==> flow/design.v <==
module bus #(
    parameter DATA_WIDTH = 32,
    parameter ADDR_WIDTH = 8,
    parameter RESP_WIDTH = 3
)
(
    input s0_axi_aclk,
    input s0_axi_aresetn,
    input [ADDR_WIDTH-1:0] s0_axi_awaddr,
    input s0_axi_awvalid,
    output reg s0_axi_awready,
    input [DATA_WIDTH-1:0] s0_axi_wdata,
    input [DATA_WIDTH/8:0] s0_axi_wstrb,
    input s0_axi_wvalid,
    output reg s0_axi_wready,
    output reg [RESP_WIDTH - 1:0] s0_axi_bresp,
    output reg s0_axi_bvalid,
    input s0_axi_bready,
    input [ADDR_WIDTH-1:0] s0_axi_araddr,
    input s0_axi_arvalid,
    output reg s0_axi_arready,
    output reg [DATA_WIDTH-1:0] s0_axi_rdata,
    output reg [RESP_WIDTH - 1:0] s0_axi_rresp,
    output reg s0_axi_rvalid,
    input s0_axi_rready,
    input m1_axi_aclk,
    input m1_axi_aresetn,
    output  reg [ADDR_WIDTH-1:0] m1_axi_awaddr,
    output  reg m1_axi_awvalid,
    input  m1_axi_awready,
    output  reg [DATA_WIDTH-1:0] m1_axi_wdata,
    output  reg [DATA_WIDTH/8:0] m1_axi_wstrb,
    output  reg m1_axi_wvalid,
    input  m1_axi_wready,
    input  [RESP_WIDTH - 1:0] m1_axi_bresp,
    input  m1_axi_bvalid,
    output reg m1_axi_bready,
    output reg [ADDR_WIDTH-1:0] m1_axi_araddr,
    output reg m1_axi_arvalid,
    input  m1_axi_arready,
    input  [DATA_WIDTH-1:0] m1_axi_rdata,
    input  [RESP_WIDTH - 1:0] m1_axi_rresp,
    input  m1_axi_rvalid,
    output reg m1_axi_rready,
    input m2_axi_aclk,
    input m2_axi_aresetn,
    output  reg [ADDR_WIDTH-1:0] m2_axi_awaddr,
    output  reg m2_axi_awvalid,
    input  m2_axi_awready,
    output  reg [DATA_WIDTH-1:0] m2_axi_wdata,
    output  reg [DATA_WIDTH/8:0] m2_axi_wstrb,
    output  reg m2_axi_wvalid,
    input  m2_axi_wready,
    input  [RESP_WIDTH - 1:0] m2_axi_bresp,
    input  m2_axi_bvalid,
    output reg m2_axi_bready,
    output reg [ADDR_WIDTH-1:0] m2_axi_araddr,
    output reg m2_axi_arvalid,
    input  m2_axi_arready,
    input  [DATA_WIDTH-1:0] m2_axi_rdata,
    input  [RESP_WIDTH - 1:0] m2_axi_rresp,
    input  m2_axi_rvalid,
    output reg m2_axi_rready
);
reg [DATA_WIDTH-1:0] cached_slave1_read_data;
reg [ADDR_WIDTH-1:0] cached_slave1_read_address;
reg [DATA_WIDTH-1:0] cached_slave1_write_data;
reg  cached_slave1_write_valid_data;
reg [ADDR_WIDTH-1:0] cached_slave1_write_address;
reg [DATA_WIDTH/8:0] cached_slave1_wstrb;
reg  cached_slave1_write_valid_address;
reg [DATA_WIDTH-1:0] cached_slave2_read_data;
reg [ADDR_WIDTH-1:0] cached_slave2_read_address;
reg [DATA_WIDTH-1:0] cached_slave2_write_data;
reg [ADDR_WIDTH-1:0] cached_slave2_write_address;
reg [DATA_WIDTH/8:0] cached_slave2_wstrb;
reg  cached_slave2_write_valid_data;
reg  cached_slave2_write_valid_address;
  typedef enum {IDLE_WRITE,VALID_WRITE_ADDR,VALID_WRITE_DATA, WRITE_TO_SLAVE1, WRITE_TO_SLAVE2, NOTIFY_MASTER_FROM_SLAVE1, NOTIFY_MASTER_FROM_SLAVE2 } writing_states;
  typedef enum {IDLE_READ, VALID_READ_ADDR, READ_FROM_SLAVE1, READ_FROM_SLAVE2, CACHE_DATA_FROM_SLAVE1,CACHE_DATA_FROM_SLAVE2, WRITE_TO_MASTER_FROM_SLAVE1, WRITE_TO_MASTER_FROM_SLAVE2 } reading_states;
  writing_states write_state;
  reading_states read_state;
always @(posedge s0_axi_aclk) begin
    if (s0_axi_aresetn == 0) begin
      s0_axi_awready <= 0;
      s0_axi_wready <= 0;
      s0_axi_bvalid <= 0;
      m1_axi_awvalid <=0;
      m1_axi_wvalid <=0;
      m2_axi_awvalid <=0;
      m2_axi_wvalid <=0;
      s0_axi_bresp <= 0;
      m1_axi_awaddr <= 0;
      m1_axi_wdata <= 0;
      m1_axi_wstrb <= 0;
      m1_axi_bready <= 0;
      m2_axi_awaddr <= 0;
      m2_axi_wdata <= 0;
      m2_axi_wstrb <= 0;
      m2_axi_bready <= 0;
      cached_slave1_write_address <= 0;
      cached_slave1_write_valid_address <= 0;
      cached_slave1_write_data <= 0;
      cached_slave1_wstrb <= 0;
      cached_slave1_write_valid_data <= 0;
      cached_slave2_write_address <= 0;
      cached_slave2_write_valid_address <= 0;
      cached_slave2_write_data <= 0;
      cached_slave2_wstrb <= 0;
      cached_slave2_write_valid_data <= 0;
      write_state <= IDLE_WRITE;
    end else begin
      case (write_state)
        IDLE_WRITE: begin
          s0_axi_wready <= 1;
          s0_axi_awready <= 1;
          s0_axi_bvalid <= 0;
          if (s0_axi_bready) begin
            s0_axi_wready <= 0;
            s0_axi_awready <= 0;
            write_state <= VALID_WRITE_ADDR;
          end
        end
        VALID_WRITE_ADDR: begin
          if(s0_axi_awaddr == 0 || s0_axi_awaddr == 4)begin
                cached_slave1_write_address <= s0_axi_awaddr;
                cached_slave1_write_valid_address <= s0_axi_awvalid;
                write_state <= VALID_WRITE_DATA;
              end 
          if(s0_axi_awaddr == 16 || s0_axi_awaddr == 20) begin
                cached_slave2_write_address <= s0_axi_awaddr;
                cached_slave2_write_valid_address <= s0_axi_awvalid;
                write_state <= VALID_WRITE_DATA;
              end 
        end
        VALID_WRITE_DATA: begin
            if(cached_slave1_write_address == 0 || cached_slave1_write_address == 4)begin
                cached_slave1_write_data <= s0_axi_wdata;
                cached_slave1_wstrb <= s0_axi_wstrb;
                cached_slave1_write_valid_data <= s0_axi_wvalid;
                write_state <= WRITE_TO_SLAVE1;
              end 
            if(cached_slave2_write_address == 16 || cached_slave2_write_address == 20) begin
                cached_slave2_write_data <= s0_axi_wdata;
                cached_slave2_wstrb <= s0_axi_wstrb;
                cached_slave2_write_valid_data <= s0_axi_wvalid;
                write_state <= WRITE_TO_SLAVE2;
              end 
        end
        WRITE_TO_SLAVE1: begin
            m1_axi_awaddr <= cached_slave1_write_address;
            m1_axi_awvalid <= 1;
            m1_axi_wdata <= cached_slave1_write_data;
            m1_axi_wstrb <= cached_slave1_wstrb;
            m1_axi_wvalid <= 1;
            m1_axi_bready <= s0_axi_bready;
            write_state <= NOTIFY_MASTER_FROM_SLAVE1;
        end
        WRITE_TO_SLAVE2: begin
            m2_axi_awaddr <= cached_slave2_write_address;
            m2_axi_awvalid <= 1;
            m2_axi_wdata <= cached_slave2_write_data;
            m2_axi_wstrb <= cached_slave2_wstrb;
            m2_axi_wvalid <= 1;
            m2_axi_bready <= s0_axi_bready;
            write_state <= NOTIFY_MASTER_FROM_SLAVE2;
          end
        NOTIFY_MASTER_FROM_SLAVE1: begin
            s0_axi_wready <= m1_axi_wready;
            s0_axi_awready <= m1_axi_awready;
            s0_axi_bvalid <= m1_axi_bvalid;
            s0_axi_bresp <= m1_axi_bresp;
            write_state <= IDLE_WRITE;
        end
        NOTIFY_MASTER_FROM_SLAVE2: begin
            s0_axi_wready <= m2_axi_wready;
            s0_axi_awready <= m2_axi_awready;
            s0_axi_bvalid <= m2_axi_bvalid;
            s0_axi_bresp <= m2_axi_bresp;
            write_state <= IDLE_WRITE;
        end
      endcase
    end
  end
always @(posedge s0_axi_aclk) begin
    if (s0_axi_aresetn == 0) begin
       s0_axi_arready <= 0;
       s0_axi_rvalid <= 0;
       s0_axi_rdata <= 0;
       s0_axi_rresp <= 0;
       m1_axi_rready <= 0;
       m2_axi_rready <= 0;
       m1_axi_araddr <= 0;
       m1_axi_arvalid <= 0;
       m2_axi_araddr <= 0;
       m2_axi_arvalid <= 0;
       cached_slave1_read_address <= 0;
       cached_slave1_read_data <= 0;
       cached_slave2_read_address <= 0;
       cached_slave2_read_data <= 0;
       read_state<=IDLE_READ;
    end else begin
      case (read_state)
        IDLE_READ: begin
          s0_axi_arready <= 1; 
          m1_axi_rready <= 0;
          m2_axi_rready <= 0;
          s0_axi_rvalid <= 0;
           if(s0_axi_rready ) begin
            read_state<=VALID_READ_ADDR;
           end
        end
        VALID_READ_ADDR: begin
            if(s0_axi_araddr == 8 || s0_axi_araddr == 12)begin
                cached_slave1_read_address <= s0_axi_araddr;
                s0_axi_arready <= 0;
                s0_axi_rvalid <= 1;
                read_state <= READ_FROM_SLAVE1;
               end 
           if(s0_axi_araddr == 24 || s0_axi_araddr == 28) begin
                 cached_slave2_read_address <= s0_axi_araddr;
                 s0_axi_rvalid <= 1;
                 s0_axi_arready <= 0;
                 read_state <= READ_FROM_SLAVE2;
              end 
        end
        READ_FROM_SLAVE1: begin
            m1_axi_araddr <= cached_slave1_read_address;
            m1_axi_arvalid <= 1;
            m1_axi_rready <= 1;
            read_state <= CACHE_DATA_FROM_SLAVE1;
        end
        READ_FROM_SLAVE2: begin
            m2_axi_araddr <= cached_slave2_read_address;
            m2_axi_arvalid <= 1;
            m2_axi_rready <= 1;
            read_state <= CACHE_DATA_FROM_SLAVE2;
        end
        CACHE_DATA_FROM_SLAVE1: begin
           cached_slave1_read_data <= m1_axi_rdata;
           read_state <= WRITE_TO_MASTER_FROM_SLAVE1;
        end
        CACHE_DATA_FROM_SLAVE2: begin
          cached_slave2_read_data <= m2_axi_rdata;
          read_state <= WRITE_TO_MASTER_FROM_SLAVE2;  
        end
        WRITE_TO_MASTER_FROM_SLAVE1: begin           
              if(m1_axi_arready) begin
                s0_axi_rdata <= cached_slave1_read_data; 
                s0_axi_rvalid <= 1;
                s0_axi_rresp <= 0;
                read_state <= IDLE_READ; 
              end
            s0_axi_rvalid <= 0;
        end
        WRITE_TO_MASTER_FROM_SLAVE2: begin 
            if(m2_axi_arready) begin
              s0_axi_rdata <= cached_slave2_read_data;
              s0_axi_rvalid <= 1;
              s0_axi_rresp <= 0;
              read_state <= IDLE_READ;
            end
            s0_axi_rvalid <= 0;
        end
      endcase
    end
  end
endmodule
module adder#(
    parameter DATA_WIDTH = 32,
    parameter ADDR_WIDTH = 8,
    parameter RESP_WIDTH = 3
)
(
    input s1_axi_aclk,
    input s1_axi_aresetn,
    input [ADDR_WIDTH-1:0] s1_axi_awaddr,
    input s1_axi_awvalid,
    output reg s1_axi_awready,
    input [DATA_WIDTH-1:0] s1_axi_wdata,
    input [DATA_WIDTH/8:0] s1_axi_wstrb,
    input s1_axi_wvalid,
    output reg s1_axi_wready,
    output reg [RESP_WIDTH - 1:0] s1_axi_bresp,
    output reg s1_axi_bvalid,
    input s1_axi_bready,
    input [ADDR_WIDTH-1:0] s1_axi_araddr,
    input s1_axi_arvalid,
    output  s1_axi_arready,
    output reg [DATA_WIDTH-1:0] s1_axi_rdata,
    output reg [RESP_WIDTH - 1:0] s1_axi_rresp,
    output reg s1_axi_rvalid,
    input  s1_axi_rready
);
reg [DATA_WIDTH-1:0] operandA, operandB;
wire [(2*DATA_WIDTH-1):0] result_tmp;
wire [DATA_WIDTH-1:0] overflow_adder;
reg [1:0] operandCounters;
reg [(2*DATA_WIDTH-1):0] result_hold;
reg s1_axi_arready_tmp;
assign s1_axi_arready = s1_axi_arready_tmp;
always@(posedge s1_axi_aclk)
begin
    if(~s1_axi_aresetn) 
    begin
	    s1_axi_awready <= 0;
       s1_axi_wready <= 0;
       operandCounters <= 0;
       operandA <= 0;
       operandB <= 0;
       s1_axi_bresp <= 0;
       s1_axi_bvalid <= 0;
    end
	else if(s1_axi_awvalid == 1 && s1_axi_wvalid == 1 )
	  begin
	     case(s1_axi_awaddr)
		   0:
		     begin
            s1_axi_awready <= 0;
            s1_axi_wready <= 0;
                  operandA <= s1_axi_wdata;
                  if(operandCounters == 2'b10) begin
                     operandCounters <= 1;
                  end
                  else begin
                     operandCounters <= operandCounters + 1;
                  end
                  if (s1_axi_bready == 1) begin
                    s1_axi_awready <= 1;
                    s1_axi_wready <= 1;
                    s1_axi_bresp <= 0;
                    s1_axi_bvalid <= 1;  
                  end
			 end  
		   4: 
		     begin
            s1_axi_awready <= 0;
            s1_axi_wready <= 0;
              operandB <= s1_axi_wdata;  
              if(operandCounters == 2) begin
                    operandCounters <= 1;
              end
                  else begin
                    operandCounters <= operandCounters + 1;
                  end 
              if (s1_axi_bready == 1) begin
                s1_axi_awready <= 1;
                s1_axi_wready <= 1;
                s1_axi_bresp <= 0;
                s1_axi_bvalid <= 1;
              end
			 end 
		   default:
		      begin
			     s1_axi_awready <= 1;
              s1_axi_wready <= 1;
			  end
        endcase
	  end
	else
	  begin
	   s1_axi_bresp <= 0;
      s1_axi_bvalid <= 0;
	  end
end
always@(posedge s1_axi_aclk)
begin
   if(~s1_axi_aresetn)
      result_hold <= 0;
   else if(operandCounters == 2)
      result_hold <= result_tmp;
end
assign result_tmp = (operandCounters == 2) ? operandA + operandB : result_hold;
assign overflow_adder = (result_tmp > (2**DATA_WIDTH)-1)?1:0;    
always@(posedge s1_axi_aclk)
begin
   if(~s1_axi_aresetn) begin
	   s1_axi_rvalid <= 0;
       s1_axi_rresp <= 0;
       s1_axi_rdata <= 0;
   end 
	else if(s1_axi_rready == 1 && s1_axi_arvalid == 1)
      begin
         case(s1_axi_araddr)
            8: begin
                  s1_axi_rvalid <= 1;
                  s1_axi_rresp <= 0;
                  s1_axi_rdata <= result_tmp[31:0];
               end
            12: begin
                  s1_axi_rvalid <= 1;
                  s1_axi_rresp <= 0;
                  s1_axi_rdata <= overflow_adder;
               end
            default: begin
                  s1_axi_rresp <= 0;
               end
         endcase
      end
   else
	  begin
        s1_axi_rresp <= 0;
	  end
end
always@(posedge s1_axi_aclk)
begin
 if(s1_axi_aresetn == 1'b0) 
  begin
   s1_axi_arready_tmp <= 0;
  end 
 else
   if(s1_axi_arvalid && ~s1_axi_arready_tmp )
      s1_axi_arready_tmp <= 1'b1;    
   else
      s1_axi_arready_tmp <= 1'b0; 
 end
endmodule
module multiplier#(
    parameter DATA_WIDTH = 32,
    parameter ADDR_WIDTH = 8,
    parameter RESP_WIDTH = 3
)
(
    input s2_axi_aclk,
    input s2_axi_aresetn,
    input [ADDR_WIDTH-1:0] s2_axi_awaddr,
    input s2_axi_awvalid,
    output reg s2_axi_awready,
    input [DATA_WIDTH-1:0] s2_axi_wdata,
    input [DATA_WIDTH/8:0] s2_axi_wstrb,
    input s2_axi_wvalid,
    output reg s2_axi_wready,
    output reg [RESP_WIDTH - 1:0] s2_axi_bresp,
    output reg s2_axi_bvalid,
    input s2_axi_bready,
    input [ADDR_WIDTH-1:0] s2_axi_araddr,
    input s2_axi_arvalid,
    output  s2_axi_arready,
    output reg [DATA_WIDTH-1:0] s2_axi_rdata,
    output reg [RESP_WIDTH - 1:0] s2_axi_rresp,
    output reg s2_axi_rvalid,
    input  s2_axi_rready
);
reg [DATA_WIDTH-1:0] operandA, operandB;
wire [(2*DATA_WIDTH-1):0] result_tmp;
wire [DATA_WIDTH-1:0] overflow_adder;
reg [1:0] operandCounters;
reg [(2*DATA_WIDTH-1):0] result_hold;
reg s2_axi_arready_tmp;
assign s2_axi_arready = s2_axi_arready_tmp;
always@(posedge s2_axi_aclk)
begin
    if(~s2_axi_aresetn) 
    begin
	    s2_axi_awready <= 0;
       s2_axi_wready <= 0;
       operandCounters <= 0;
       operandA <= 0;
       operandB <= 0;
       s2_axi_bresp <= 0;
       s2_axi_bvalid <= 0;
    end
	else if(s2_axi_awvalid == 1 && s2_axi_wvalid == 1 )
	  begin
	     case(s2_axi_awaddr)
		   16:
		     begin
            s2_axi_awready <= 0;
            s2_axi_wready <= 0;
                  operandA <= s2_axi_wdata;
                  if(operandCounters == 2'b10) begin
                     operandCounters <= 1;
                  end
                  else begin
                     operandCounters <= operandCounters + 1;
                  end
                  if (s2_axi_bready == 1) begin
                    s2_axi_awready <= 1;
                    s2_axi_wready <= 1;
                    s2_axi_bresp <= 0;
                    s2_axi_bvalid <= 1;  
                  end
			 end  
		   20: 
		     begin
            s2_axi_awready <= 0;
            s2_axi_wready <= 0;
              operandB <= s2_axi_wdata;  
              if(operandCounters == 2) begin
                    operandCounters <= 1;
              end
                  else begin
                    operandCounters <= operandCounters + 1;
                  end 
              if (s2_axi_bready == 1) begin
                s2_axi_awready <= 1;
                s2_axi_wready <= 1;
                s2_axi_bresp <= 0;
                s2_axi_bvalid <= 1;
              end
			 end 
		   default:
		      begin
			     s2_axi_awready <= 1;
              s2_axi_wready <= 1;
			  end
        endcase
	  end
	else
	  begin
	   s2_axi_bresp <= 0;
      s2_axi_bvalid <= 0;
	  end
end
always@(posedge s2_axi_aclk)
begin
   if(~s2_axi_aresetn)
      result_hold <= 0;
   else if(operandCounters == 2)
      result_hold <= result_tmp;
end
assign result_tmp = (operandCounters == 2) ? operandA * operandB : result_hold;
assign overflow_adder = (result_tmp > (2**DATA_WIDTH)-1)?1:0;    
always@(posedge s2_axi_aclk)
begin
   if(~s2_axi_aresetn) begin
	   s2_axi_rvalid <= 0;
       s2_axi_rresp <= 0;
       s2_axi_rdata <= 0;
   end 
	else if(s2_axi_rready == 1 && s2_axi_arvalid == 1)
      begin
         case(s2_axi_araddr)
            24: begin
                  s2_axi_rvalid <= 1;
                  s2_axi_rresp <= 0;
                  s2_axi_rdata <= result_tmp[31:0];
               end
            28: begin
                  s2_axi_rvalid <= 1;
                  s2_axi_rresp <= 0;
                  s2_axi_rdata <= overflow_adder;
               end
            default: begin
                  s2_axi_rresp <= 0;
               end
         endcase
      end
   else
	  begin
        s2_axi_rresp <= 0;
	  end
end
always@(posedge s2_axi_aclk)
begin
 if(s2_axi_aresetn == 1'b0) 
  begin
   s2_axi_arready_tmp <= 0;
  end 
 else
   if(s2_axi_arvalid && ~s2_axi_arready_tmp )
      s2_axi_arready_tmp <= 1'b1;    
   else
      s2_axi_arready_tmp <= 1'b0; 
 end
endmodule
module wrapper #(
    parameter DATA_WIDTH = 32,
    parameter ADDR_WIDTH = 8,
    parameter RESP_WIDTH = 3
)
(
    input s3_axi_aclk,
    input s3_axi_aresetn,
    input [ADDR_WIDTH-1:0] s3_axi_awaddr,
    input s3_axi_awvalid,
    output wire s3_axi_awready,
    input [DATA_WIDTH-1:0] s3_axi_wdata,
    input [DATA_WIDTH/8:0] s3_axi_wstrb,
    input s3_axi_wvalid,
    output wire s3_axi_wready,
    output wire [RESP_WIDTH - 1:0] s3_axi_bresp,
    output wire s3_axi_bvalid,
    input s3_axi_bready,
    input [ADDR_WIDTH-1:0] s3_axi_araddr,
    input s3_axi_arvalid,
    output wire s3_axi_arready,
    output wire [DATA_WIDTH-1:0] s3_axi_rdata,
    output wire [RESP_WIDTH - 1:0] s3_axi_rresp,
    output wire s3_axi_rvalid,
    input s3_axi_rready
);
wire [ADDR_WIDTH-1:0] connect_slave1_awaddr;
wire connect_slave1_awvalid;
wire connect_slave1_awready;
wire [DATA_WIDTH-1:0] connect_slave1_wdata;
wire [DATA_WIDTH/8:0] connect_slave1_wstrb;
wire connect_slave1_wvalid;
wire connect_slave1_wready;
wire [RESP_WIDTH - 1:0] connect_slave1_bresp;
wire connect_slave1_bvalid;
wire connect_slave1_bready;
wire [ADDR_WIDTH-1:0] connect_slave1_araddr;
wire connect_slave1_arvalid;
wire connect_slave1_arready;
wire [DATA_WIDTH-1:0] connect_slave1_rdata;
wire [RESP_WIDTH - 1:0] connect_slave1_rresp;
wire connect_slave1_rvalid;
wire connect_slave1_rready;
wire [ADDR_WIDTH-1:0] connect_slave2_awaddr;
wire connect_slave2_awvalid;
wire connect_slave2_awready;
wire [DATA_WIDTH-1:0] connect_slave2_wdata;
wire [DATA_WIDTH/8:0] connect_slave2_wstrb;
wire connect_slave2_wvalid;
wire connect_slave2_wready;
wire [RESP_WIDTH - 1:0] connect_slave2_bresp;
wire connect_slave2_bvalid;
wire connect_slave2_bready;
wire [ADDR_WIDTH-1:0] connect_slave2_araddr;
wire connect_slave2_arvalid;
wire connect_slave2_arready;
wire [DATA_WIDTH-1:0] connect_slave2_rdata;
wire [RESP_WIDTH - 1:0] connect_slave2_rresp;
wire connect_slave2_rvalid;
wire connect_slave2_rready;
bus#(
    .DATA_WIDTH(DATA_WIDTH),
    .ADDR_WIDTH(ADDR_WIDTH),
    .RESP_WIDTH(RESP_WIDTH)
) bus_instiate (
    .s0_axi_aclk(s3_axi_aclk),
    .s0_axi_aresetn(s3_axi_aresetn),
    .s0_axi_awaddr(s3_axi_awaddr),
    .s0_axi_awvalid(s3_axi_awvalid),
    .s0_axi_awready(s3_axi_awready),
    .s0_axi_wdata(s3_axi_wdata),
    .s0_axi_wstrb(s3_axi_wstrb),
    .s0_axi_wvalid(s3_axi_wvalid),
    .s0_axi_wready(s3_axi_wready),
    .s0_axi_bresp(s3_axi_bresp),
    .s0_axi_bvalid(s3_axi_bvalid),
    .s0_axi_bready(s3_axi_bready),
    .s0_axi_araddr(s3_axi_araddr),
    .s0_axi_arvalid(s3_axi_arvalid),
    .s0_axi_arready(s3_axi_arready),
    .s0_axi_rdata(s3_axi_rdata),
    .s0_axi_rresp(s3_axi_rresp),
    .s0_axi_rvalid(s3_axi_rvalid),
    .s0_axi_rready(s3_axi_rready),
    .m1_axi_aclk(s3_axi_aclk),
    .m1_axi_aresetn(s3_axi_aresetn),
    .m1_axi_awaddr(connect_slave1_awaddr),
    .m1_axi_awvalid(connect_slave1_awvalid),
    .m1_axi_awready(connect_slave1_awready),
    .m1_axi_wdata(connect_slave1_wdata),
    .m1_axi_wstrb(connect_slave1_wstrb),
    .m1_axi_wvalid(connect_slave1_wvalid),
    .m1_axi_wready(connect_slave1_wready),
    .m1_axi_bresp(connect_slave1_bresp),
    .m1_axi_bvalid(connect_slave1_bvalid),
    .m1_axi_bready(connect_slave1_bready),
    .m1_axi_araddr(connect_slave1_araddr),
    .m1_axi_arvalid(connect_slave1_arvalid),
    .m1_axi_arready(connect_slave1_arready),
    .m1_axi_rdata(connect_slave1_rdata),
    .m1_axi_rresp(connect_slave1_rresp),
    .m1_axi_rvalid(connect_slave1_rvalid),
    .m1_axi_rready(connect_slave1_rready),
    .m2_axi_aclk(s3_axi_aclk),
    .m2_axi_aresetn(s3_axi_aresetn),
    .m2_axi_awaddr(connect_slave2_awaddr),
    .m2_axi_awvalid(connect_slave2_awvalid),
    .m2_axi_awready(connect_slave2_awready),
    .m2_axi_wdata(connect_slave2_wdata),
    .m2_axi_wstrb(connect_slave2_wstrb),
    .m2_axi_wvalid(connect_slave2_wvalid),
    .m2_axi_wready(connect_slave2_wready),
    .m2_axi_bresp(connect_slave2_bresp),
    .m2_axi_bvalid(connect_slave2_bvalid),
    .m2_axi_bready(connect_slave2_bready),
    .m2_axi_araddr(connect_slave2_araddr),
    .m2_axi_arvalid(connect_slave2_arvalid),
    .m2_axi_arready(connect_slave2_arready),
    .m2_axi_rdata(connect_slave2_rdata),
    .m2_axi_rresp(connect_slave2_rresp),
    .m2_axi_rvalid(connect_slave2_rvalid),
    .m2_axi_rready(connect_slave2_rready)
  );
  adder #(
    .DATA_WIDTH(DATA_WIDTH),
    .ADDR_WIDTH(ADDR_WIDTH),
    .RESP_WIDTH(RESP_WIDTH)
  ) adder_instiate (
    .s1_axi_aclk(s3_axi_aclk),
    .s1_axi_aresetn(s3_axi_aresetn),
    .s1_axi_awaddr(connect_slave1_awaddr),
    .s1_axi_awvalid(connect_slave1_awvalid),
    .s1_axi_awready(connect_slave1_awready),
    .s1_axi_wdata(connect_slave1_wdata),
    .s1_axi_wstrb(connect_slave1_wstrb),
    .s1_axi_wvalid(connect_slave1_wvalid),
    .s1_axi_wready(connect_slave1_wready),
    .s1_axi_bresp(connect_slave1_bresp),
    .s1_axi_bvalid(connect_slave1_bvalid),
    .s1_axi_bready(connect_slave1_bready),
    .s1_axi_araddr(connect_slave1_araddr),
    .s1_axi_arvalid(connect_slave1_arvalid),
    .s1_axi_arready(connect_slave1_arready),
    .s1_axi_rdata(connect_slave1_rdata),
    .s1_axi_rresp(connect_slave1_rresp),
    .s1_axi_rvalid(connect_slave1_rvalid),
    .s1_axi_rready(connect_slave1_rready)
  );
   multiplier #(
    .DATA_WIDTH(DATA_WIDTH),
    .ADDR_WIDTH(ADDR_WIDTH),
    .RESP_WIDTH(RESP_WIDTH)
   ) multiplier_instiate (
    .s2_axi_aclk(s3_axi_aclk),
    .s2_axi_aresetn(s3_axi_aresetn),
    .s2_axi_awaddr(connect_slave2_awaddr),
    .s2_axi_awvalid(connect_slave2_awvalid),
    .s2_axi_awready(connect_slave2_awready),
    .s2_axi_wdata(connect_slave2_wdata),
    .s2_axi_wstrb(connect_slave2_wstrb),
    .s2_axi_wvalid(connect_slave2_wvalid),
    .s2_axi_wready(connect_slave2_wready),
    .s2_axi_bresp(connect_slave2_bresp),
    .s2_axi_bvalid(connect_slave2_bvalid),
    .s2_axi_bready(connect_slave2_bready),
    .s2_axi_araddr(connect_slave2_araddr),
    .s2_axi_arvalid(connect_slave2_arvalid),
    .s2_axi_arready(connect_slave2_arready),
    .s2_axi_rdata(connect_slave2_rdata),
    .s2_axi_rresp(connect_slave2_rresp),
    .s2_axi_rvalid(connect_slave2_rvalid),
    .s2_axi_rready(connect_slave2_rready)
  );
endmodule
Reports on wrapper
What the tools print for wrapper, step after step.
Lines are those of the file above, counted from 1.
Operators: Yosys type, input widths -> output width; for muxes data width and select width s.
Library cell names are shortened.
A cell with -- has no value.
- top: wrapper
- clock input: s3_axi_aclk
- cell library: sky130hd
- library corner: tt_025C_1v80

After elaboration
Yosys after proc, flatten, opt, wreduce and memory -nomap, before mapping. Memory bits, and registers merged into a memory's read port (data or address), are not among the register bits. Print and check cells are not counted.
- register bits: 706
- cells after elaboration at 207
- output and inout bits: 43
- noted bitwise gates (word level): 2
- multipliers: 1
- $lt $le $gt $ge at 2
- reduce/logical cells at 55
- noted $add $sub $neg: 3
- noted eq/ne operators: 41
- noted multiplexer cells: 54
- operators by type and width (kind ; number):
    $mul 32x32->64 ; 1
    $mux 32 ; 12
    $pmux 32 s8 ; 1
    $eq 32x3->1 const B ; 7
    $pmux 32 s6 ; 1
    $pmux 32 s2 ; 3
    $eq 32x2->1 const B ; 4
    $gt 64x32->1 const B ; 2
    $mux 64 ; 2
    $eq 8x5->1 const B ; 10
    $eq 32x1->1 const B ; 2
    $logic_not 32->1 ; 2
    $reduce_and 2->1 ; 20
    $add 32x32->33 ; 1
    $eq 8x4->1 const B ; 4
    $eq 8x3->1 const B ; 3
    $logic_not 8->1 ; 3
    $reduce_bool 2->1 ; 10
    $mux 3 ; 6
    $mux 1 ; 17
    $pmux 3 s2 ; 2
    $ne 3x1->1 const B ; 3
    $ne 2x1->1 const B ; 4
    $reduce_bool 8->1 ; 1
    $pmux 1 s2 ; 4
    $mux 2 ; 4
    $logic_or 1x1->1 ; 6
    $reduce_or 2->1 ; 3
Not listed: further kinds 12, cells in them 20.

Logic depth
Yosys ltp: most cells in a row. Word level: on the elaborated netlist, between registers, memories and ports. Mapped: between sequential cells and ports; inverters and the memories' decode and read muxes count.
- depth after elaboration: 5
- noted ABC_AREA: 1
- noted mapped depth: 40
- mapped depth without buffers at 38

After synthesis
The flow's flattened synthesis, as Yosys stat reports it; memories are mapped. The netlist is that of the ABC_AREA named above (0 if unset); the other value can give another one.
- synthesis area: 59638.4 um^2
- noted flip-flops: 645
- buffer cells: 443
- noted cell count: 7932
- cell types (cell type ; number ; total area (um^2)):
    fa_1 ; 897 ; 1.8E+04
    dfxtp_1 ; 645 ; 1.29E+04
    inv_1 ; 1758 ; 6.6E+03
    nand2_1 ; 1739 ; 6527.51
    nor2_1 ; 988 ; 3.71E+03
    ha_1 ; 295 ; 3691.04
    o21ai_0 ; 513 ; 2.57E+03
    clkbuf_1 ; 416 ; 1.56E+03
    a21oi_1 ; 171 ; 855.821
    nand3_1 ; 143 ; 715.686
    a211oi_1 ; 66 ; 495.475
    xnor2_1 ; 33 ; 289.027
    nand4_1 ; 30 ; 187.68
    or2_2 ; 30 ; 187.68
    nor3_1 ; 31 ; 155.149
    o21bai_1 ; 15 ; 112.608
    xor2_1 ; 12 ; 105.101
    nand2_2 ; 15 ; 93.84
Not listed: further types 35, cells in them 135.

Path before layout
Path of least setup slack by OpenSTA after synthesis, without wires, with an ideal clock, recovery checks aside; 20% of the period is set as input and as output delay. Where synthesis merged equal registers, the netlist keeps one of their names.
- path kind: register to register
- start point: register multiplier_instiate.operandB[8]
- end point: register multiplier_instiate.s2_axi_rdata[0]
- noted driving pins on the path: 36
- noted data arrival time: 6716 ps
- noted data required time: 9888 ps
- library setup time at 112 ps
- clock period at 10000 ps
- noted path slack: 3171 ps
- path buffers at 2
- noted path delay: 6828 ps
- period reached after synthesis at 6829 ps
"path delay" is the arrival time less input delay plus setup time.
"driving pins on the path": output pins that drive a net of the path, with the launching flip-flop's if there is one; two outputs of one cell count as two.
"period reached after synthesis" = period - worst setup slack (recovery checks aside). The figure is calculated, with input and output delays left at 20% of the set period.
Between the ends stands the longest chain of elaborated cells between them, by number of cells; it is not shown to be the way that was timed. Of several equally long chains one is given.
Each line given opens the expression or statement behind the cell; cells for indexed reads and writes are added by Yosys, which also makes memories of some case tables.
At most two assigning lines are given for a register; there are more.
- cell sequence: dfxtp_1 clkbuf_1 clkbuf_1 nand2_1 fa_1 inv_1 fa_1 fa_1 inv_1 fa_1 inv_1 fa_1 fa_1 fa_1 inv_1 fa_1 inv_1 ha_1 nand2_1 inv_1 a21oi_1 inv_1 a21oi_1 nand2_1 a21oi_1 nand3_1 nand2_1 nand2_1 nand2_1 nand2_1 nor2_1 nand2_1 inv_1 nand3_1 nand2_1 nand2_1
- noted length of the longest elaborated chain: 5
- RTL lines, path post-synthesis (item ; line ; RTL):
    start: declaration ; 444 ; reg [DATA_WIDTH-1:0] operandA, operandB;
    start: assignment ; 459 ; operandB <= 0;
    start: assignment ; 488 ; operandB <= s2_axi_wdata;
    $mul 32x32->64 ; 522 ; assign result_tmp = (operandCounters == 2) ? operandA * operandB : result_hold;
    $mux 64 ; 522 ;
    $gt 64x32->1 ; 523 ; assign overflow_adder = (result_tmp > (2**DATA_WIDTH)-1)?1:0;
    $mux 1 ; 523 ;
    $pmux 32 s2 ; 533 ; case(s2_axi_araddr)
    end: assignment ; 537 ; s2_axi_rdata <= result_tmp[31:0];
    end: assignment ; 542 ; s2_axi_rdata <= overflow_adder;
    end: declaration ; 439 ; output reg [DATA_WIDTH-1:0] s2_axi_rdata,

Timing after layout
Path of least setup slack in the final report of run A (OpenROAD, finished layout, wires in). Where an end is a register, its clock arrival counts in the times.
The report prints the path's times to 10 ps; the period is as set.
- path kind: register to register
- start point: register multiplier_instiate.operandB[23]
- end point: register multiplier_instiate.s2_axi_rdata[0]
- path buffers at 2
- noted data arrival time: 9530 ps
- clock period at 12200 ps
- library setup time at 80 ps
- noted path slack: 3200 ps
- noted driving pins on the path: 34
- noted data required time: 12720 ps
Between the ends stands the longest chain of elaborated cells between them, by number of cells; it is not shown to be the way that was timed. Of several equally long chains one is given.
At most two assigning lines are given for a register; there are more.
- cell sequence: dfxtp_1 clkbuf_1 clkbuf_1 nand2_1 fa_1 inv_1 fa_1 fa_1 fa_1 fa_1 fa_1 fa_1 inv_1 fa_1 inv_1 ha_1 nand2_1 nand2_1 a21oi_1 nand2_1 a21oi_1 nor2_1 nor2_1 nand2_1 nand2_1 nand3_1 nand2_1 nand2_1 nor2_1 nand2_1 inv_1 nand3_1 nand2_1 nand2_1
- noted length of the longest elaborated chain: 5
- RTL lines, path post-layout (item ; line ; RTL):
    start: declaration ; 444 ; reg [DATA_WIDTH-1:0] operandA, operandB;
    start: assignment ; 459 ; operandB <= 0;
    start: assignment ; 488 ; operandB <= s2_axi_wdata;
    $mul 32x32->64 ; 522 ; assign result_tmp = (operandCounters == 2) ? operandA * operandB : result_hold;
    $mux 64 ; 522 ;
    $gt 64x32->1 ; 523 ; assign overflow_adder = (result_tmp > (2**DATA_WIDTH)-1)?1:0;
    $mux 1 ; 523 ;
    $pmux 32 s2 ; 533 ; case(s2_axi_araddr)
    end: assignment ; 537 ; s2_axi_rdata <= result_tmp[31:0];
    end: assignment ; 542 ; s2_axi_rdata <= overflow_adder;
    end: declaration ; 439 ; output reg [DATA_WIDTH-1:0] s2_axi_rdata,

Measured data: module wrapper, platform sky130hd, 6 stored runs of the flow under differing settings, order arbitrary. Input and output delays are each 20% of the period that was set; the output load is 0.01 pF.
"clock period reached": clock period set for the run, less the worst setup slack. It is reckoned from that one timing run; input and output delays stay at 20% of the period that was set.
"worst setup path time": the worst setup path's part of the clock period (all of it between registers, 20% less for each end at a port) less its slack. A launch clock that arrives late makes it longer, a capture clock that arrives late makes it shorter.
"power consumption": no workload was simulated; the value follows from the tool's default switching activity.
"worst setup path time" is known to 10 ps.

Run A
Settings were ABC_AREA = 1; CORE_UTILIZATION = 55; CTS_CLUSTER_DIAMETER = 193; CTS_CLUSTER_SIZE = 51; GPL_TIMING_DRIVEN = 0; MAX_ROUTING_LAYER = met5; PLACE_DENSITY_LB_ADDON = 0.05; SETUP_SLACK_MARGIN = 2.94; SLEW_MARGIN = 20; period_ns = 12.2; CAP_MARGIN = 20; CORE_MARGIN = 2
- noted the die area: 111082.0 um^2
- synthesis area at 59638.4 um^2
- power consumption at 3.091 mW
- std-cell area (final layout) at 62842.8 um^2
- total negative setup slack: 0 ps
- noted the utilization of the finished layout: 58.5 %
- smallest hold slack: 439 ps
- clock period reached: 9003 ps
- worst setup path time at 9000 ps
- critical path type: register to register
- lowest setup slack at 3197 ps

Run B
Settings were ABC_AREA = 1; CAP_MARGIN = 25; CELL_PAD_IN_SITES_DETAIL_PLACEMENT = 2; CELL_PAD_IN_SITES_GLOBAL_PLACEMENT = 3; CORE_UTILIZATION = 55; CTS_CLUSTER_DIAMETER = 366; CTS_CLUSTER_SIZE = 40; GPL_ROUTABILITY_DRIVEN = 0; GPL_TIMING_DRIVEN = 0; HOLD_SLACK_MARGIN = 0.11; MAX_ROUTING_LAYER = met5; PLACE_DENSITY_LB_ADDON = 0.05; SETUP_SLACK_MARGIN = 2.72; SLEW_MARGIN = 40; TNS_END_PERCENT = 50; period_ns = 12.2; CORE_MARGIN = 2
- no results, placement failed with FLW-0024

Run C
Settings were ABC_AREA = 1; CAP_MARGIN = 25; CELL_PAD_IN_SITES_DETAIL_PLACEMENT = 2; CELL_PAD_IN_SITES_GLOBAL_PLACEMENT = 3; CORE_UTILIZATION = 55; CTS_CLUSTER_DIAMETER = 366; CTS_CLUSTER_SIZE = 40; GPL_TIMING_DRIVEN = 0; MAX_ROUTING_LAYER = met5; PLACE_DENSITY_LB_ADDON = 0.05; SETUP_SLACK_MARGIN = 2.94; SLEW_MARGIN = 40; TNS_END_PERCENT = 50; period_ns = 12.2; CORE_MARGIN = 2
- no results, placement failed with FLW-0024

Run D
Settings were CORE_UTILIZATION = 40; period_ns = 7.78; CAP_MARGIN = 20; CORE_MARGIN = 2; SLEW_MARGIN = 20
- noted the die area: 147253.0 um^2
- synthesis area at 57679.1 um^2
- power consumption at 6.618 mW
- std-cell area (final layout) at 67138.1 um^2
- total negative setup slack: -312 ps
- noted the utilization of the finished layout: 46.8 %
- smallest hold slack: 441 ps
- clock period reached: 8065 ps
- worst setup path time at 8060 ps
- critical path type: register to register
- lowest setup slack at -285 ps

Run E
Settings were CORE_UTILIZATION = 40; period_ns = 9.39; CAP_MARGIN = 20; CORE_MARGIN = 2; SLEW_MARGIN = 20
- noted the die area: 147253.0 um^2
- synthesis area at 57679.1 um^2
- power consumption at 5.622 mW
- std-cell area (final layout) at 62909.1 um^2
- total negative setup slack: 0 ps
- noted the utilization of the finished layout: 43.9 %
- smallest hold slack: 440 ps
- clock period reached: 8990 ps
- worst setup path time at 8990 ps
- critical path type: register to register
- lowest setup slack at 400 ps

Run F
Settings were ABC_AREA = 1; CELL_PAD_IN_SITES_DETAIL_PLACEMENT = 2; CORE_UTILIZATION = 39; CTS_CLUSTER_SIZE = 46; MAX_ROUTING_LAYER = met4; PLACE_DENSITY_LB_ADDON = 0.29; TNS_END_PERCENT = 75; period_ns = 7.25; CAP_MARGIN = 20; CORE_MARGIN = 2; SLEW_MARGIN = 20
- no results, routing failed with GRT-0116
